==> flow/design.v <==
module module_alu (
    input [15:0] register_A,
    input [15:0] register_B,
	 input sendButton,
    input [2:0] opcode,
    output reg [15:0] result
);
    reg signed [15:0] operand_A;
    reg signed [15:0] operand_B;
    reg signed [31:0] result_c2;   
    parameter LOAD = 0, ADD = 1, ADDI = 2, SUB = 3, SUBI = 4, MUL = 5, CLEAR = 6, DISPLAY = 7;
    always @(*) begin
        result = 16'd0;
        operand_A = 16'd0;
        operand_B = 16'd0;
        result_c2 = 32'd0;
        if (opcode != LOAD && opcode != CLEAR && opcode != DISPLAY) begin
            operand_A = $signed(register_A);
            operand_B = $signed(register_B);
            case (opcode)
					 3'b001: result_c2 = operand_A + operand_B;   
					 3'b010: result_c2 = operand_A + operand_B;   
					 3'b011: result_c2 = operand_A - operand_B;   
					 3'b100: result_c2 = operand_A - operand_B;   
					 3'b101: result_c2 = operand_A * operand_B;   
					 default: result_c2 = result_c2;
				endcase
            if (result_c2 > 32767) begin
                result = 16'h7FFF;
            end else if (result_c2 < -32768) begin
                result = 16'h8000;
            end else begin
                result = result_c2[15:0];   
            end
        end
    end
endmodule
module memory (
    input wire clk,                 
    input wire reset,               
    input wire [3:0] read_reg1,     
    input wire [3:0] read_reg2,     
    input wire [3:0] write_reg,     
    input wire [15:0] write_data,   
    input wire reg_write_en,        
    output [15:0] read_data1,   
    output [15:0] read_data2    
);
    reg [15:0] registers [0:15];
    integer i;
	 assign read_data1 = registers[read_reg1];
	 assign read_data2 = registers[read_reg2];
    always @(posedge clk) begin
        if (reset) begin
            for (i = 0; i < 16; i = i + 1) begin
                registers[i] <= 16'b0;
            end
        end else if (reg_write_en) begin
            registers[write_reg] <= write_data;
        end
    end
endmodule
module lcd (
    input clk_50MHz,
    input reset_n,            
    input system_on,
    input display_enable,
    input [2:0] opcode_last,
    input [3:0] reg_number,
    input [15:0] reg_value,
    output reg [7:0] LCD_DATA,
    output reg LCD_RS,
    output reg LCD_EN,
    output LCD_RW,
    output wire LCD_ON
);
    assign LCD_RW = 1'b0;  
    assign LCD_ON = 1'b1;  
    localparam DELAY_15MS  = 750_000;     
    localparam DELAY_4_1MS = 205_000;     
    localparam DELAY_100US = 5_000;       
    localparam DELAY_40US  = 2_000;       
    localparam DELAY_2MS   = 100_000;     
    localparam [5:0]
        OFF = 0,
        POWER_ON = 1,
        WAIT_15MS = 2,
        FUNC_SET1 = 3,
        PULSE_EN = 4,
        WAIT_4_1MS = 5,
        FUNC_SET2 = 6,
        WAIT_100US1 = 7,
        FUNC_SET3 = 8,
        WAIT_100US2 = 9,
        FUNC_SET_FINAL = 10,
        WAIT_100US3 = 11,
        DISP_OFF = 12,
        WAIT_100US4 = 13,
        DISP_CLEAR = 14,
        WAIT_2MS = 15,
        ENTRY_MODE = 16,
        WAIT_100US5 = 17,
        DISP_ON = 18,
        IDLE = 20,
        SET_ADDR1 = 21,
        WAIT_ADDR1 = 22,
        WRITE_CHAR1 = 23,
        CHECK_LOOP1 = 24,
        SET_ADDR2 = 25,
        WAIT_ADDR2 = 26,
        WRITE_CHAR2 = 27,
        CHECK_LOOP2 = 28,
        CLEAR_SCREEN = 29;
    reg [5:0] state;
    reg [5:0] next_state_after_pulse;
    reg [19:0] delay_cnt;
    reg [4:0] char_index;
    reg [7:0] line1 [0:15];
    reg [7:0] line2 [0:15];
    reg write_pending;
    reg clear_pending;
    reg init_mode;
    reg lcd_ready;  
    wire signed [15:0] signed_value = reg_value;
    reg [15:0] abs_value;
    reg negative;
    reg [19:0] bcd;
    integer i, j;
    always @(*) begin
        negative = (signed_value < 0);
        if (signed_value == 16'sh8000)
            abs_value = 32768;
        else
            abs_value = negative ? -signed_value : signed_value;
        bcd = 0;
        for (i = 15; i >= 0; i = i - 1) begin
            if (bcd[3:0] >= 5) bcd[3:0] = bcd[3:0] + 3;
            if (bcd[7:4] >= 5) bcd[7:4] = bcd[7:4] + 3;
            if (bcd[11:8] >= 5) bcd[11:8] = bcd[11:8] + 3;
            if (bcd[15:12] >= 5) bcd[15:12] = bcd[15:12] + 3;
            if (bcd[19:16] >= 5) bcd[19:16] = bcd[19:16] + 3;
            bcd = {bcd[18:0], abs_value[i]};
        end
    end
    always @(posedge clk_50MHz) begin
        if (!reset_n) begin
            state <= OFF;
            LCD_EN <= 0;
            LCD_RS <= 0;
            LCD_DATA <= 0;
            write_pending <= 0;
            clear_pending <= 0;
            init_mode <= 0;
            lcd_ready <= 0;
            delay_cnt <= 0;
            char_index <= 0;
            for (j = 0; j < 16; j = j + 1) begin
                line1[j] <= " ";
                line2[j] <= " ";
            end
        end else begin
            if (!system_on) begin
                state <= OFF;
                LCD_EN <= 0;
                LCD_RS <= 0;
                LCD_DATA <= 0;
                lcd_ready <= 0;
                for (j = 0; j < 16; j = j + 1) begin
                    line1[j] <= " ";
                    line2[j] <= " ";
                end
            end else begin
                case (state)
                    OFF: begin
                        LCD_DATA <= 8'h00;
                        LCD_EN <= 0;
                        LCD_RS <= 0;
                        lcd_ready <= 0;
                        state <= POWER_ON;
                    end
                    POWER_ON: begin
                        init_mode <= 1;
                        delay_cnt <= 0;
                        state <= WAIT_15MS;
                    end
                    WAIT_15MS: begin
                        delay_cnt <= delay_cnt + 1;
                        if (delay_cnt >= DELAY_15MS) begin
                            delay_cnt <= 0;
                            state <= FUNC_SET1;
                        end
                    end
                    FUNC_SET1: begin
                        LCD_RS <= 0;
                        LCD_DATA <= 8'h30;
                        next_state_after_pulse <= WAIT_4_1MS;
                        state <= PULSE_EN;
                    end
                    WAIT_4_1MS: begin
                        delay_cnt <= delay_cnt + 1;
                        if (delay_cnt >= DELAY_4_1MS) begin
                            delay_cnt <= 0;
                            state <= FUNC_SET2;
                        end
                    end
                    FUNC_SET2: begin
                        LCD_RS <= 0;
                        LCD_DATA <= 8'h30;
                        next_state_after_pulse <= WAIT_100US1;
                        state <= PULSE_EN;
                    end
                    WAIT_100US1: begin
                        delay_cnt <= delay_cnt + 1;
                        if (delay_cnt >= DELAY_100US) begin
                            delay_cnt <= 0;
                            state <= FUNC_SET3;
                        end
                    end
                    FUNC_SET3: begin
                        LCD_RS <= 0;
                        LCD_DATA <= 8'h30;
                        next_state_after_pulse <= WAIT_100US2;
                        state <= PULSE_EN;
                    end
                    WAIT_100US2: begin
                        delay_cnt <= delay_cnt + 1;
                        if (delay_cnt >= DELAY_100US) begin
                            delay_cnt <= 0;
                            state <= FUNC_SET_FINAL;
                        end
                    end
                    FUNC_SET_FINAL: begin
                        LCD_RS <= 0;
                        LCD_DATA <= 8'h38;  
                        next_state_after_pulse <= WAIT_100US3;
                        state <= PULSE_EN;
                    end
                    WAIT_100US3: begin
                        delay_cnt <= delay_cnt + 1;
                        if (delay_cnt >= DELAY_100US) begin
                            delay_cnt <= 0;
                            state <= DISP_OFF;
                        end
                    end
                    DISP_OFF: begin
                        LCD_RS <= 0;
                        LCD_DATA <= 8'h08;
                        next_state_after_pulse <= WAIT_100US4;
                        state <= PULSE_EN;
                    end
                    WAIT_100US4: begin
                        delay_cnt <= delay_cnt + 1;
                        if (delay_cnt >= DELAY_100US) begin
                            delay_cnt <= 0;
                            state <= DISP_CLEAR;
                        end
                    end
                    DISP_CLEAR: begin
                        LCD_RS <= 0;
                        LCD_DATA <= 8'h01;  
                        next_state_after_pulse <= WAIT_2MS;
                        state <= PULSE_EN;
                    end
                    WAIT_2MS: begin
                        delay_cnt <= delay_cnt + 1;
                        if (delay_cnt >= DELAY_2MS) begin
                            delay_cnt <= 0;
                            if (init_mode)
                                state <= ENTRY_MODE;
                            else begin
                                state <= IDLE;
                                clear_pending <= 0;
                            end
                        end
                    end
                    ENTRY_MODE: begin
                        LCD_RS <= 0;
                        LCD_DATA <= 8'h06;  
                        next_state_after_pulse <= WAIT_100US5;
                        state <= PULSE_EN;
                    end
                    WAIT_100US5: begin
                        delay_cnt <= delay_cnt + 1;
                        if (delay_cnt >= DELAY_100US) begin
                            delay_cnt <= 0;
                            state <= DISP_ON;
                        end
                    end
                    DISP_ON: begin
                        LCD_RS <= 0;
                        LCD_DATA <= 8'h0C;  
                        next_state_after_pulse <= IDLE;
                        state <= PULSE_EN;
                    end
                    IDLE: begin
                        init_mode <= 0;
                        lcd_ready <= 1;   
                        LCD_EN <= 0;
                        if (display_enable && lcd_ready) begin
                            for (j = 0; j < 16; j = j + 1) begin
                                line1[j] <= " ";
                                line2[j] <= " ";
                            end
                            case (opcode_last)
                                3'b000: begin 
                                    line1[0] <= "L"; line1[1] <= "O"; line1[2] <= "A"; line1[3] <= "D"; 
                                end
                                3'b001: begin 
                                    line1[0] <= "A"; line1[1] <= "D"; line1[2] <= "D"; 
                                end
                                3'b010: begin 
                                    line1[0] <= "A"; line1[1] <= "D"; line1[2] <= "D"; line1[3] <= "I"; 
                                end
                                3'b011: begin 
                                    line1[0] <= "S"; line1[1] <= "U"; line1[2] <= "B"; 
                                end
                                3'b100: begin 
                                    line1[0] <= "S"; line1[1] <= "U"; line1[2] <= "B"; line1[3] <= "I"; 
                                end
                                3'b101: begin 
                                    line1[0] <= "M"; line1[1] <= "U"; line1[2] <= "L"; 
                                end
                                3'b110: begin
                                    line1[0] <= "C"; line1[1] <= "L"; line1[2] <= "E";
                                    line1[3] <= "A"; line1[4] <= "R";
                                end
                                3'b111: begin 
                                    line1[0] <= "D"; line1[1] <= "P"; line1[2] <= "L"; 
                                end
                                default: begin 
                                end
                            endcase
                            if (opcode_last == 3'b110) begin
                                clear_pending <= 0;
                            end else begin
                                line2[0] <= "[";
										  line2[1] <= 8'h30 + reg_number[3];
                                line2[2] <= 8'h30 + reg_number[2];
                                line2[3] <= 8'h30 + reg_number[1];
                                line2[4] <= 8'h30 + reg_number[0];
                                line2[5] <= "]";
                                line2[10] <= negative ? "-" : "+";
                                line2[11] <= (bcd[19:16] == 0) ? " " : 8'h30 + bcd[19:16];
                                line2[12] <= (bcd[15:12] == 0 && bcd[19:16] == 0) ? " " : 8'h30 + bcd[15:12];
                                line2[13] <= 8'h30 + bcd[11:8];
                                line2[14] <= 8'h30 + bcd[7:4];
                                line2[15] <= 8'h30 + bcd[3:0];
                                clear_pending <= 0;
                            end
                            write_pending <= 1;
                            lcd_ready <= 0;   
                            state <= IDLE;    
                        end else if (write_pending) begin
                            if (clear_pending) begin
                                state <= CLEAR_SCREEN;
                                write_pending <= 0;
                            end else begin
                                char_index <= 0;
                                state <= SET_ADDR1;
                            end
                        end
                    end
                    SET_ADDR1: begin
                        LCD_RS <= 0;
                        LCD_DATA <= 8'h80;   
                        next_state_after_pulse <= WAIT_ADDR1;
                        state <= PULSE_EN;
                    end
                    WAIT_ADDR1: begin
                        delay_cnt <= delay_cnt + 1;
                        if (delay_cnt >= DELAY_40US) begin
                            delay_cnt <= 0;
                            state <= WRITE_CHAR1;
                        end
                    end
                    WRITE_CHAR1: begin
                        LCD_RS <= 1;
                        LCD_DATA <= line1[char_index];
                        next_state_after_pulse <= CHECK_LOOP1;
                        state <= PULSE_EN;
                    end
                    CHECK_LOOP1: begin
                        delay_cnt <= delay_cnt + 1;
                        if (delay_cnt >= DELAY_40US) begin
                            delay_cnt <= 0;
                            if (char_index == 15) begin
                                char_index <= 0;
                                state <= SET_ADDR2;
                            end else begin
                                char_index <= char_index + 1;
                                state <= WRITE_CHAR1;
                            end
                        end
                    end
                    SET_ADDR2: begin
                        LCD_RS <= 0;
                        LCD_DATA <= 8'hC0;  
                        next_state_after_pulse <= WAIT_ADDR2;
                        state <= PULSE_EN;
                    end
                    WAIT_ADDR2: begin
                        delay_cnt <= delay_cnt + 1;
                        if (delay_cnt >= DELAY_40US) begin
                            delay_cnt <= 0;
                            state <= WRITE_CHAR2;
                        end
                    end
                    WRITE_CHAR2: begin
                        LCD_RS <= 1;
                        LCD_DATA <= line2[char_index];
                        next_state_after_pulse <= CHECK_LOOP2;
                        state <= PULSE_EN;
                    end
                    CHECK_LOOP2: begin
                        delay_cnt <= delay_cnt + 1;
                        if (delay_cnt >= DELAY_40US) begin
                            delay_cnt <= 0;
                            if (char_index == 15) begin
                                char_index <= 0;
                                write_pending <= 0;
                                state <= IDLE;
                            end else begin
                                char_index <= char_index + 1;
                                state <= WRITE_CHAR2;
                            end
                        end
                    end
                    CLEAR_SCREEN: begin
                        LCD_RS <= 0;
                        LCD_DATA <= 8'h01;
                        next_state_after_pulse <= WAIT_2MS;
                        state <= PULSE_EN;
                    end
                    PULSE_EN: begin
                        if (delay_cnt == 0) begin
                            LCD_EN <= 1;
                        end
                        delay_cnt <= delay_cnt + 1;
                        if (delay_cnt >= DELAY_40US) begin
                            LCD_EN <= 0;
                            delay_cnt <= 0;
                            state <= next_state_after_pulse;
                        end
                    end
                    default: begin
                        state <= OFF;
                    end
                endcase
            end
        end
    end
endmodule
module module_mini_cpu(
    input clk,               
    input rst,               
    input power,             
    input send,              
    input [17:0] switches,   
    output wire [7:0] data,  
    output wire rs,          
    output wire rw,          
    output wire en,          
    output wire lcd_on,      
    output wire lcd_blon     
);
    localparam OFF        = 3'd0;
    localparam IDLE       = 3'd1;
    localparam FETCH      = 3'd2;
    localparam DECODE     = 3'd3;
    localparam EXECUTE    = 3'd4;
    localparam UPDATE_LCD = 3'd5;
    reg [2:0] state;
    reg system_on;
    reg prev_power;
    reg prev_send;
    reg [2:0] opcode;
    reg [3:0] dest_reg;
    reg [3:0] src1_reg;
    reg [3:0] src2_reg;
    reg [15:0] immediate;
    reg use_immediate;
    reg is_load;
    wire [15:0] mem_read_data1;
    wire [15:0] mem_read_data2;
    reg [3:0] mem_read_addr1;
    reg [3:0] mem_read_addr2;
    reg [3:0] mem_write_addr;
    reg [15:0] mem_write_data;
    reg mem_write_en;
    reg mem_reset;
    wire [15:0] alu_result;
    wire [15:0] alu_in_A;
    wire [15:0] alu_in_B;
    assign alu_in_A = mem_read_data1;
    assign alu_in_B = (use_immediate) ? immediate : mem_read_data2;
    reg lcd_update_en;
    wire [15:0] lcd_reg_value;
    memory mem_inst (
        .clk(clk),
        .reset(mem_reset),
        .read_reg1(mem_read_addr1),
        .read_reg2(mem_read_addr2),
        .write_reg(mem_write_addr),
        .write_data(mem_write_data),
        .reg_write_en(mem_write_en),
        .read_data1(mem_read_data1),
        .read_data2(mem_read_data2)
    );
    module_alu alu_inst (
        .register_A(alu_in_A),
        .register_B(alu_in_B),
		  .sendButton(send),
        .opcode(opcode),
        .result(alu_result)
    );
    lcd lcd_inst (
        .clk_50MHz(clk),
        .reset_n(system_on & ~rst),     
        .system_on(system_on),
        .display_enable(lcd_update_en),
        .opcode_last(opcode),
        .reg_number(src1_reg),  
        .reg_value(lcd_reg_value),
        .LCD_DATA(data),
        .LCD_RS(rs),
        .LCD_EN(en),
        .LCD_RW(rw),
        .LCD_ON(lcd_on) 
    );
    assign lcd_reg_value = (opcode == 3'b111) ? mem_read_data1 : mem_write_data;
    assign lcd_blon = 1'b0;
    always @(posedge clk) begin
      if (rst) begin
        state <= OFF;
        system_on <= 0;
        prev_power <= 1;
        prev_send <= 1;
        mem_read_addr1 <= 0;
        mem_read_addr2 <= 0;
        mem_write_addr <= 0;
        mem_write_data <= 0;
        mem_write_en <= 0;
        mem_reset <= 0;
        lcd_update_en <= 0;
      end else begin
        prev_power <= power;
        prev_send <= send;
        if (power && !prev_power) begin
            system_on <= ~system_on;
            if (system_on) begin
                state <= OFF;
                mem_reset <= 1;
            end else begin      
                state <= IDLE;
                mem_reset <= 1;  
            end
        end
        if (system_on) begin
            if (mem_reset) begin
                mem_reset <= 0;
            end
            case (state)
                OFF: begin
                    mem_write_en <= 0;
                    lcd_update_en <= 0;
                end
                IDLE: begin
                    mem_write_en <= 0;
                    lcd_update_en <= 0;
                    if (send && !prev_send) begin
                        state <= FETCH;
                    end
                end
                FETCH: begin
                    state <= DECODE;
                end
                DECODE: begin
                    if (switches[17:15] == 3'b010 || switches[17:15] == 3'b100 || switches[17:15] == 3'b101) begin 
                        opcode <= switches[17:15];
                        dest_reg <= switches[14:11];
                        src1_reg <= switches[10:7];
                        immediate <= switches[6] ? -{10'd0, switches[5:0]} : {10'd0, switches[5:0]};
                        use_immediate <= 1;
                        is_load <= 0;
                        mem_read_addr1 <= switches[10:7];
                        mem_read_addr2 <= 4'b0;  
                    end
                    else if (switches[17:15] == 3'b001 || switches[17:15] == 3'b011) begin 
                        opcode <= switches[17:15];
                        dest_reg <= switches[14:11];
                        src1_reg <= switches[10:7];
                        src2_reg <= switches[6:3];
                        use_immediate <= 0;
                        is_load <= 0;
                        mem_read_addr1 <= switches[10:7];
                        mem_read_addr2 <= switches[6:3];
                    end
                    else if (switches[17:15] == 3'b000) begin 
                        opcode <= 3'b000;
                        dest_reg <= switches[14:11];
                        immediate <= switches[10] ? -{10'd0, switches[9:4]} : {10'd0, switches[9:4]};
                        use_immediate <= 1;
                        is_load <= 1;
                    end
                    else begin 
                        if (switches[17:15] == 3'b111) begin  
                            opcode <= 3'b111;
                            src1_reg <= switches[14:11];  
                            mem_read_addr1 <= switches[14:11];  
                            use_immediate <= 0;
                            is_load <= 0;
                        end else begin  
                            opcode <= 3'b110;
                            mem_reset <= 1;
                            use_immediate <= 0;
                            is_load <= 0;
                        end
                    end
                    state <= EXECUTE;
                end
                EXECUTE: begin
                    if (opcode == 3'b110) begin
                        mem_reset <= 0;
                    end
                    if (opcode != 3'b111 && opcode != 3'b110) begin
                        mem_write_en <= 1;
                        mem_write_addr <= dest_reg;
                        if (is_load) mem_write_data <= immediate;
                        else mem_write_data <= alu_result;
                    end
                    state <= UPDATE_LCD;
                end
                UPDATE_LCD: begin
                    mem_write_en <= 0;
                    if (opcode != 3'b111) src1_reg <= dest_reg;
                    lcd_update_en <= 1;
                    state <= IDLE;
                end
                default: state <= IDLE;
            endcase
        end
      end
    end
endmodule
Lab notebook: module_mini_cpu

Reports on module_mini_cpu. Module module_mini_cpu before and after one edit of its RTL, step after step. Lines under "original" count in the file above, lines under "edited" in the edited file. "difference" is "edited" less "original", of the values as shown; "rel. change" is that difference over "original", in percent. Operators: Yosys type, input widths -> output width; for muxes data width and select width s. Not given: --

Top module: module_mini_cpu. Clock: clk. Cell library: sky130hd. Corner: tt_025C_1v80.

Diff. Unified diff, file above to edited file. A script made this edit. It was not meant as an optimisation and need not keep what the design does.

```diff
@@ -47,5 +47,5 @@
     output [15:0] read_data2    
 );
-    reg [15:0] registers [0:15];
+    reg [7:0] registers [0:15];
     integer i;
 	 assign read_data1 = registers[read_reg1];
```

Elaborated design. Counts by Yosys on the flattened word-level netlist (proc, flatten, opt, wreduce). Print and check cells are left out. Yosys's memory passes give these memory sizes; they may raise the number of words (mostly to a power of two), join words into wider ones and drop unused or constant bits.

Storage and ports: register bits after elaboration (original 253, edited 253, difference 0, rel. change 0.00%); memory bits (writable) (original 256, edited 128, difference -128, rel. change -50.00%); bits of input ports (original 22, edited 22, difference 0, rel. change 0.00%); memory cells (original 1, edited 1, difference 0, rel. change 0.00%); bits in read-only memories (original 0, edited 0, difference 0); output and inout bits (original 13, edited 13, difference 0, rel. change 0.00%); cells after elaboration (original 570, edited 570, difference 0, rel. change 0.00%); bits in latches (original 0, edited 0, difference 0).

Operators by class: reductions and logical operators (original 75, edited 75, difference 0, rel. change 0.00%); multiply operators (original 1, edited 1, difference 0, rel. change 0.00%); div/mod/pow operators (original 0, edited 0, difference 0); add/sub/neg operators (original 81, edited 81, difference 0, rel. change 0.00%); shifts and indexed selects (original 0, edited 0, difference 0); multiplexer cells (original 198, edited 198, difference 0, rel. change 0.00%); equal/unequal tests (original 93, edited 93, difference 0, rel. change 0.00%); bitwise logic cells (original 3, edited 3, difference 0, rel. change 0.00%); $lt $le $gt $ge (original 73, edited 73, difference 0, rel. change 0.00%).

Operators with widths: $mux 16 (original 15, edited 13, difference -2, rel. change -13.33%); $mux 8 (original 12, edited 14, difference +2, rel. change +16.67%); $add 16x16->17 (original 1, edited 0, difference -1, rel. change -100.00%); $mul 16x16->32 (original 1, edited 0, difference -1, rel. change -100.00%); $sub 16x16->17 (original 1, edited 0, difference -1, rel. change -100.00%); $add 9x16->17 (original 0, edited 1, difference +1); $mul 9x16->25 (original 0, edited 1, difference +1); $sub 9x16->17 (original 0, edited 1, difference +1); $mux 4 (original 73, edited 73, difference 0, rel. change 0.00%); $ge 4x3->1 const B (original 60, edited 60, difference 0, rel. change 0.00%); $add 4x2->4 const B (original 50, edited 50, difference 0, rel. change 0.00%); $mux 1 (original 27, edited 27, difference 0, rel. change 0.00%); $mux 3 (original 19, edited 19, difference 0, rel. change 0.00%); $ne 2x1->1 const B (original 18, edited 18, difference 0, rel. change 0.00%); $mux 6 (original 15, edited 15, difference 0, rel. change 0.00%); $eq 6x5->1 const B (original 13, edited 13, difference 0, rel. change 0.00%); $reduce_bool 2->1 (original 11, edited 11, difference 0, rel. change 0.00%); $add 3x2->3 const B (original 10, edited 10, difference 0, rel. change 0.00%); $eq 3x3->1 const B (original 9, edited 9, difference 0, rel. change 0.00%); $pmux 1 s2 (original 9, edited 9, difference 0, rel. change 0.00%); $reduce_or 2->1 (original 9, edited 9, difference 0, rel. change 0.00%); $eq 4x4->1 const B (original 8, edited 8, difference 0, rel. change 0.00%); $eq 6x4->1 const B (original 8, edited 8, difference 0, rel. change 0.00%); $logic_and 1x1->1 (original 7, edited 7, difference 0, rel. change 0.00%); $eq 3x2->1 const B (original 6, edited 6, difference 0, rel. change 0.00%); $reduce_and 2->1 (original 6, edited 6, difference 0, rel. change 0.00%); $add 1x2->3 const B (original 5, edited 5, difference 0, rel. change 0.00%); $add 6x4->7 const A (original 5, edited 5, difference 0, rel. change 0.00%).

The list need not be complete.

Depth. Yosys ltp: most cells in a row. Word level: on the elaborated netlist, between registers, memories and ports. Mapped: between sequential cells and ports; inverters and the memories' decode and read muxes count.

Depth: depth after elaboration (original 39, edited 39, difference 0, rel. change 0.00%); ABC_AREA (original 0, edited 0); depth in mapped cells (original 86, edited 75, difference -11, rel. change -12.79%); mapped depth without buffers (original 82, edited 73, difference -9, rel. change -10.98%).

Netlist. Yosys stat after the flow's synthesis: flattened, memories mapped to cells. It holds for the ABC_AREA given above (unset counts as 0); a run with the other value may have another netlist.

Cell types: sky130_fd_sc_hd__fa_1 (original 264, edited 104, difference -160, rel. change -60.61%); sky130_fd_sc_hd__inv_1 (original 375, edited 217, difference -158, rel. change -42.13%); sky130_fd_sc_hd__and2_1 (original 290, edited 157, difference -133, rel. change -45.86%); sky130_fd_sc_hd__edfxtp_1 (original 285, edited 157, difference -128, rel. change -44.91%); sky130_fd_sc_hd__nand2_1 (original 390, edited 266, difference -124, rel. change -31.79%); sky130_fd_sc_hd__nor2_1 (original 387, edited 313, difference -74, rel. change -19.12%); sky130_fd_sc_hd__mux4_2 (original 123, edited 62, difference -61, rel. change -49.59%); sky130_fd_sc_hd__ha_1 (original 166, edited 116, difference -50, rel. change -30.12%); sky130_fd_sc_hd__o21ai_0 (original 146, edited 96, difference -50, rel. change -34.25%); sky130_fd_sc_hd__clkbuf_1 (original 172, edited 123, difference -49, rel. change -28.49%); sky130_fd_sc_hd__mux2i_1 (original 87, edited 65, difference -22, rel. change -25.29%); sky130_fd_sc_hd__a221oi_1 (original 26, edited 7, difference -19, rel. change -73.08%); sky130_fd_sc_hd__mux2_2 (original 53, edited 36, difference -17, rel. change -32.08%); sky130_fd_sc_hd__a211oi_1 (original 29, edited 14, difference -15, rel. change -51.72%); sky130_fd_sc_hd__nand2b_1 (original 43, edited 29, difference -14, rel. change -32.56%); sky130_fd_sc_hd__o211ai_1 (original 20, edited 34, difference +14, rel. change +70.00%); sky130_fd_sc_hd__nor3_1 (original 49, edited 62, difference +13, rel. change +26.53%); sky130_fd_sc_hd__or2_2 (original 38, edited 26, difference -12, rel. change -31.58%).

The list need not be complete.

Synthesis totals: cell area after synthesis (um^2) (original 38824.7, edited 26598.0, difference -12226.7, rel. change -31.49%); buffers (original 224, edited 162, difference -62, rel. change -27.68%); flip-flops (original 429, edited 301, difference -128, rel. change -29.84%); cell count (original 4093, edited 2987, difference -1106, rel. change -27.02%).

By module: a second synthesis without flattening, with its own total; a netlist apart from the flattened one above.

Second synthesis, totals: cell total of the unflattened synthesis (original 4225, edited 3811, difference -414, rel. change -9.80%); area total of the unflattened synthesis (um^2) (original 40264.9, edited 33773.6, difference -6491.3, rel. change -16.12%).

Rows give one instance, submodules left out.

Modules, original: memory (instances 1, sequential area 7687.4 um^2, cells 859, area 13414.1 um^2); module_alu (instances 1, sequential area 0.0 um^2, cells 1501, area 12439.4 um^2); lcd (instances 1, sequential area 2072.0 um^2, cells 1525, area 11004.3 um^2); module_mini_cpu (instances 1, sequential area 1521.5 um^2, cells 340, area 3407.0 um^2).

Modules, edited: module_alu (instances 1, sequential area 0.0 um^2, cells 1484, area 12435.7 um^2); lcd (instances 1, sequential area 2072.0 um^2, cells 1525, area 11004.3 um^2); memory (instances 1, sequential area 3843.7 um^2, cells 462, area 6926.6 um^2); module_mini_cpu (instances 1, sequential area 1521.5 um^2, cells 340, area 3407.0 um^2).

Timing after synthesis. Source: OpenSTA report_checks on the synthesized netlist (no wires, ideal clock, input and output delay 20% of the period each), path of least setup slack; recovery checks are left aside. Register names are those of the netlist, which keeps one name where synthesis merged equal registers.

Timing path post-synthesis: path type (original register to register, edited register to register); start (original reg (no name shown), edited reg (no name shown)); end (original reg lcd_inst.line2[15][2], edited reg lcd_inst.line2[12][4]); setup time (ps) (original 117, edited 74, difference -43); delay of the path (ps) (original 15025, edited 13977, difference -1048, rel. change -6.98%); period (ps) (original 20000, edited 20000, difference 0, rel. change 0.00%); required time (ps) (original 19883, edited 19926, difference +43, rel. change +0.22%); time at the first pin (ps) (original 0, edited 0, difference 0); path buffers (original 4, edited 3, difference -1, rel. change -25.00%); arrival (ps) (original 14908, edited 13903, difference -1005, rel. change -6.74%); stages (original 83, edited 69, difference -14, rel. change -16.87%); setup slack (ps) (original 4975, edited 6022, difference +1047); synthesis period reached (ps) (original 15025, edited 13978, difference -1047, rel. change -6.97%).

"delay of the path" = arrival - input delay + setup time. "stages" counts driving pins, that of a launching flip-flop among them; a cell with two outputs on the path counts twice. "synthesis period reached" is the clock period less the worst setup slack; recovery checks do not enter. This is arithmetic on one report: input and output delays are still those of the set period (20% each). At most two assigning lines are given for a register; there are more.

On the way, post-synthesis, original:
Path through: sky130_fd_sc_hd__dfxtp_1 -> sky130_fd_sc_hd__buf_2 -> sky130_fd_sc_hd__buf_2 -> sky130_fd_sc_hd__buf_1 -> sky130_fd_sc_hd__mux4_2 -> sky130_fd_sc_hd__mux2_2 -> sky130_fd_sc_hd__o21ai_1 -> sky130_fd_sc_hd__nor2_1 -> sky130_fd_sc_hd__a21oi_1 -> sky130_fd_sc_hd__ha_1 -> sky130_fd_sc_hd__inv_1 -> sky130_fd_sc_hd__a311oi_1 -> sky130_fd_sc_hd__nor4b_2 -> sky130_fd_sc_hd__a22oi_1 -> sky130_fd_sc_hd__a211oi_4 -> sky130_fd_sc_hd__ha_1 -> sky130_fd_sc_hd__inv_1 -> sky130_fd_sc_hd__ha_1 -> [... 47 more ...] -> sky130_fd_sc_hd__nor3_1 -> sky130_fd_sc_hd__a211o_1 -> sky130_fd_sc_hd__a2bb2oi_1 -> sky130_fd_sc_hd__clkbuf_1 -> sky130_fd_sc_hd__nand2b_1 -> sky130_fd_sc_hd__a21oi_1 -> sky130_fd_sc_hd__xnor2_1 -> sky130_fd_sc_hd__ha_1 -> sky130_fd_sc_hd__nand2b_1 -> sky130_fd_sc_hd__nand2_1 -> sky130_fd_sc_hd__a21oi_1 -> sky130_fd_sc_hd__nor3_1 -> sky130_fd_sc_hd__xnor2_1 -> sky130_fd_sc_hd__ha_1 -> sky130_fd_sc_hd__nand2b_1 -> sky130_fd_sc_hd__a21boi_0 -> sky130_fd_sc_hd__mux2i_1 -> sky130_fd_sc_hd__a22o_1.

RTL lines, path post-synthesis, original: end: assignment (line 159) `line2[j] <= " ";`; end: assignment (line 170) `line2[j] <= " ";`; end: declaration (line 119) `reg [7:0] line2 [0:15];`.

original: No chain of elaborated cells between the ends is given.

On the way, post-synthesis, edited:
Path through: sky130_fd_sc_hd__dfxtp_1 -> sky130_fd_sc_hd__buf_4 -> sky130_fd_sc_hd__buf_4 -> sky130_fd_sc_hd__mux4_2 -> sky130_fd_sc_hd__mux2_2 -> sky130_fd_sc_hd__a21oi_1 -> sky130_fd_sc_hd__clkinv_1 -> sky130_fd_sc_hd__mux2i_1 -> sky130_fd_sc_hd__ha_1 -> sky130_fd_sc_hd__o311ai_1 -> sky130_fd_sc_hd__o41ai_1 -> sky130_fd_sc_hd__o31a_1 -> sky130_fd_sc_hd__and2_1 -> sky130_fd_sc_hd__ha_1 -> sky130_fd_sc_hd__inv_1 -> sky130_fd_sc_hd__ha_1 -> sky130_fd_sc_hd__a41oi_2 -> sky130_fd_sc_hd__xnor2_2 -> [... 33 more ...] -> sky130_fd_sc_hd__a21oi_1 -> sky130_fd_sc_hd__xor3_1 -> sky130_fd_sc_hd__inv_1 -> sky130_fd_sc_hd__ha_1 -> sky130_fd_sc_hd__o21ai_0 -> sky130_fd_sc_hd__mux2i_1 -> sky130_fd_sc_hd__inv_2 -> sky130_fd_sc_hd__o21ba_4 -> sky130_fd_sc_hd__xnor2_2 -> sky130_fd_sc_hd__inv_1 -> sky130_fd_sc_hd__ha_1 -> sky130_fd_sc_hd__inv_1 -> sky130_fd_sc_hd__ha_1 -> sky130_fd_sc_hd__a21o_1 -> sky130_fd_sc_hd__nor2b_1 -> sky130_fd_sc_hd__mux2_1 -> sky130_fd_sc_hd__and4_1 -> sky130_fd_sc_hd__a31oi_1.

RTL lines, path post-synthesis, edited: end: assignment (line 159) `line2[j] <= " ";`; end: assignment (line 170) `line2[j] <= " ";`; end: declaration (line 119) `reg [7:0] line2 [0:15];`.

edited: No chain of elaborated cells between the ends is given.

Worst path after layout. From the final timing report of each run of set A: the path of least setup slack in the routed layout; clock arrival at registers is part of the times. The path's times are printed in steps of 10 ps; the period is the one set.

Timing path after layout: path type (original register to register, edited register to register); start (original reg (no name shown), edited reg (no name shown)); end (original reg lcd_inst.line2[15][2], edited reg lcd_inst.line2[12][4]); setup slack (ps) (original 2340, edited 3270, difference +930); stages (original 83, edited 68, difference -15, rel. change -18.07%); path buffers (original 2, edited 1, difference -1, rel. change -50.00%); arrival (ps) (original 18210, edited 17240, difference -970, rel. change -5.33%); required time (ps) (original 20550, edited 20510, difference -40, rel. change -0.19%); time at the first pin (ps) (original 620, edited 570, difference -50, rel. change -8.06%); setup time (ps) (original 50, edited 70, difference +20); period (ps) (original 20000, edited 20000, difference 0, rel. change 0.00%).

At most two assigning lines are given for a register; there are more.

On the way, after layout, original:
Path through: sky130_fd_sc_hd__dfxtp_2 -> sky130_fd_sc_hd__buf_4 -> sky130_fd_sc_hd__mux4_2 -> sky130_fd_sc_hd__mux2i_1 -> sky130_fd_sc_hd__nand2_1 -> sky130_fd_sc_hd__o21ai_1 -> sky130_fd_sc_hd__buf_4 -> sky130_fd_sc_hd__nor2_1 -> sky130_fd_sc_hd__a21oi_1 -> sky130_fd_sc_hd__ha_1 -> sky130_fd_sc_hd__inv_1 -> sky130_fd_sc_hd__a311oi_1 -> sky130_fd_sc_hd__nor4b_2 -> sky130_fd_sc_hd__a31oi_1 -> sky130_fd_sc_hd__xnor2_1 -> sky130_fd_sc_hd__inv_1 -> sky130_fd_sc_hd__ha_1 -> sky130_fd_sc_hd__inv_1 -> [... 47 more ...] -> sky130_fd_sc_hd__ha_1 -> sky130_fd_sc_hd__nor3_1 -> sky130_fd_sc_hd__a211o_1 -> sky130_fd_sc_hd__a2bb2oi_1 -> sky130_fd_sc_hd__nand2b_1 -> sky130_fd_sc_hd__a21oi_1 -> sky130_fd_sc_hd__xnor2_1 -> sky130_fd_sc_hd__ha_1 -> sky130_fd_sc_hd__nand2b_1 -> sky130_fd_sc_hd__nand2_1 -> sky130_fd_sc_hd__a21oi_1 -> sky130_fd_sc_hd__nor3_1 -> sky130_fd_sc_hd__xnor2_1 -> sky130_fd_sc_hd__ha_1 -> sky130_fd_sc_hd__nand2b_1 -> sky130_fd_sc_hd__a21boi_0 -> sky130_fd_sc_hd__mux2i_1 -> sky130_fd_sc_hd__a22o_1.

RTL lines, path after layout, original: end: assignment (line 159) `line2[j] <= " ";`; end: assignment (line 170) `line2[j] <= " ";`; end: declaration (line 119) `reg [7:0] line2 [0:15];`.

original: No chain of elaborated cells between the ends is given.

On the way, after layout, edited:
Path through: sky130_fd_sc_hd__dfxtp_2 -> sky130_fd_sc_hd__buf_4 -> sky130_fd_sc_hd__mux4_2 -> sky130_fd_sc_hd__mux2_2 -> sky130_fd_sc_hd__a21oi_1 -> sky130_fd_sc_hd__clkinv_1 -> sky130_fd_sc_hd__mux2i_1 -> sky130_fd_sc_hd__ha_1 -> sky130_fd_sc_hd__o311ai_1 -> sky130_fd_sc_hd__o41ai_1 -> sky130_fd_sc_hd__o31a_1 -> sky130_fd_sc_hd__and2_1 -> sky130_fd_sc_hd__ha_1 -> sky130_fd_sc_hd__inv_1 -> sky130_fd_sc_hd__ha_1 -> sky130_fd_sc_hd__a41oi_2 -> sky130_fd_sc_hd__xnor2_2 -> sky130_fd_sc_hd__inv_1 -> [... 32 more ...] -> sky130_fd_sc_hd__a21oi_1 -> sky130_fd_sc_hd__xor3_1 -> sky130_fd_sc_hd__inv_1 -> sky130_fd_sc_hd__ha_1 -> sky130_fd_sc_hd__o21ai_0 -> sky130_fd_sc_hd__mux2i_1 -> sky130_fd_sc_hd__inv_2 -> sky130_fd_sc_hd__o21ba_4 -> sky130_fd_sc_hd__xnor2_2 -> sky130_fd_sc_hd__inv_1 -> sky130_fd_sc_hd__ha_1 -> sky130_fd_sc_hd__inv_1 -> sky130_fd_sc_hd__ha_1 -> sky130_fd_sc_hd__a21o_1 -> sky130_fd_sc_hd__nor2b_1 -> sky130_fd_sc_hd__mux2_1 -> sky130_fd_sc_hd__and4_1 -> sky130_fd_sc_hd__a31oi_1.

RTL lines, path after layout, edited: end: assignment (line 159) `line2[j] <= " ";`; end: assignment (line 170) `line2[j] <= " ";`; end: declaration (line 119) `reg [7:0] line2 [0:15];`.

edited: No chain of elaborated cells between the ends is given.

Flow runs. Runs of the flow (Yosys, OpenROAD) on both versions; the two runs of a pair have the same settings. The constraints put input and output delay at 20% of the set period each and load the outputs with 0.01 pF.

Flow settings, set A:
The entry for CORE_UTILIZATION reads 40. The figure for PLACE_DENSITY is 0.6. period_ns: 20.0. For CAP_MARGIN the number is 20. The entry for CORE_MARGIN reads 2. SLEW_MARGIN: 20.

Results, set A: achieved period (ps) (original 17659, edited 16731, difference -928, rel. change -5.26%); synthesized cell area (um^2) (original 38824.7, edited 26598.0, difference -12226.7, rel. change -31.49%); die size (um^2) (original 99568.6, edited 68573.3, difference -30995.3, rel. change -31.13%); post-route setup TNS (ps) (original 0, edited 0, difference 0); worst-case hold slack (ps) (original 447, edited 435, difference -12); total power of the final layout (W) (original 0.003116, edited 0.001483, difference -0.001633, rel. change -52.41%); utilization in the final report (%) (original 43.5, edited 43.4, difference -0.1); standard-cell area after layout (um^2) (original 41919.0, edited 28548.6, difference -13370.4, rel. change -31.90%); smallest setup slack (ps) (original 2341, edited 3269, difference +928).

Flow settings, set B:
For CAP_MARGIN the number is 40. CORE_ASPECT_RATIO: 0.57. The entry for CORE_MARGIN reads 4. The entry for CORE_UTILIZATION reads 28. CTS_CLUSTER_DIAMETER: 125. The entry for GPL_ROUTABILITY_DRIVEN reads 1. The entry for HOLD_SLACK_MARGIN reads 0.11. MIN_ROUTING_LAYER: met2. The figure for PLACE_DENSITY is 0.52. SETUP_SLACK_MARGIN: 0.59. period_ns: 11.5. SLEW_MARGIN: 20.

Results, set B: achieved period (ps) (original 13619, edited 12172, difference -1447, rel. change -10.62%); synthesized cell area (um^2) (original 38824.7, edited 26598.0, difference -12226.7, rel. change -31.49%); die size (um^2) (original 144919.0, edited 100186.0, difference -44733.0, rel. change -30.87%); post-route setup TNS (ps) (original -39858, edited -10354, difference +29504); worst-case hold slack (ps) (original 445, edited 431, difference -14); total power of the final layout (W) (original 0.006914, edited 0.002721, difference -0.004193, rel. change -60.65%); utilization in the final report (%) (original 37.4, edited 35.7, difference -1.7); standard-cell area after layout (um^2) (original 51080.2, edited 33653.5, difference -17426.7, rel. change -34.12%); smallest setup slack (ps) (original -2119, edited -672, difference +1447).

"achieved period" is the run's clock period less its worst setup slack. It is reckoned from that one timing run; input and output delays stay at 20% of the period that was set. "total power of the final layout" is the tool's figure for a default switching activity; nothing was simulated.
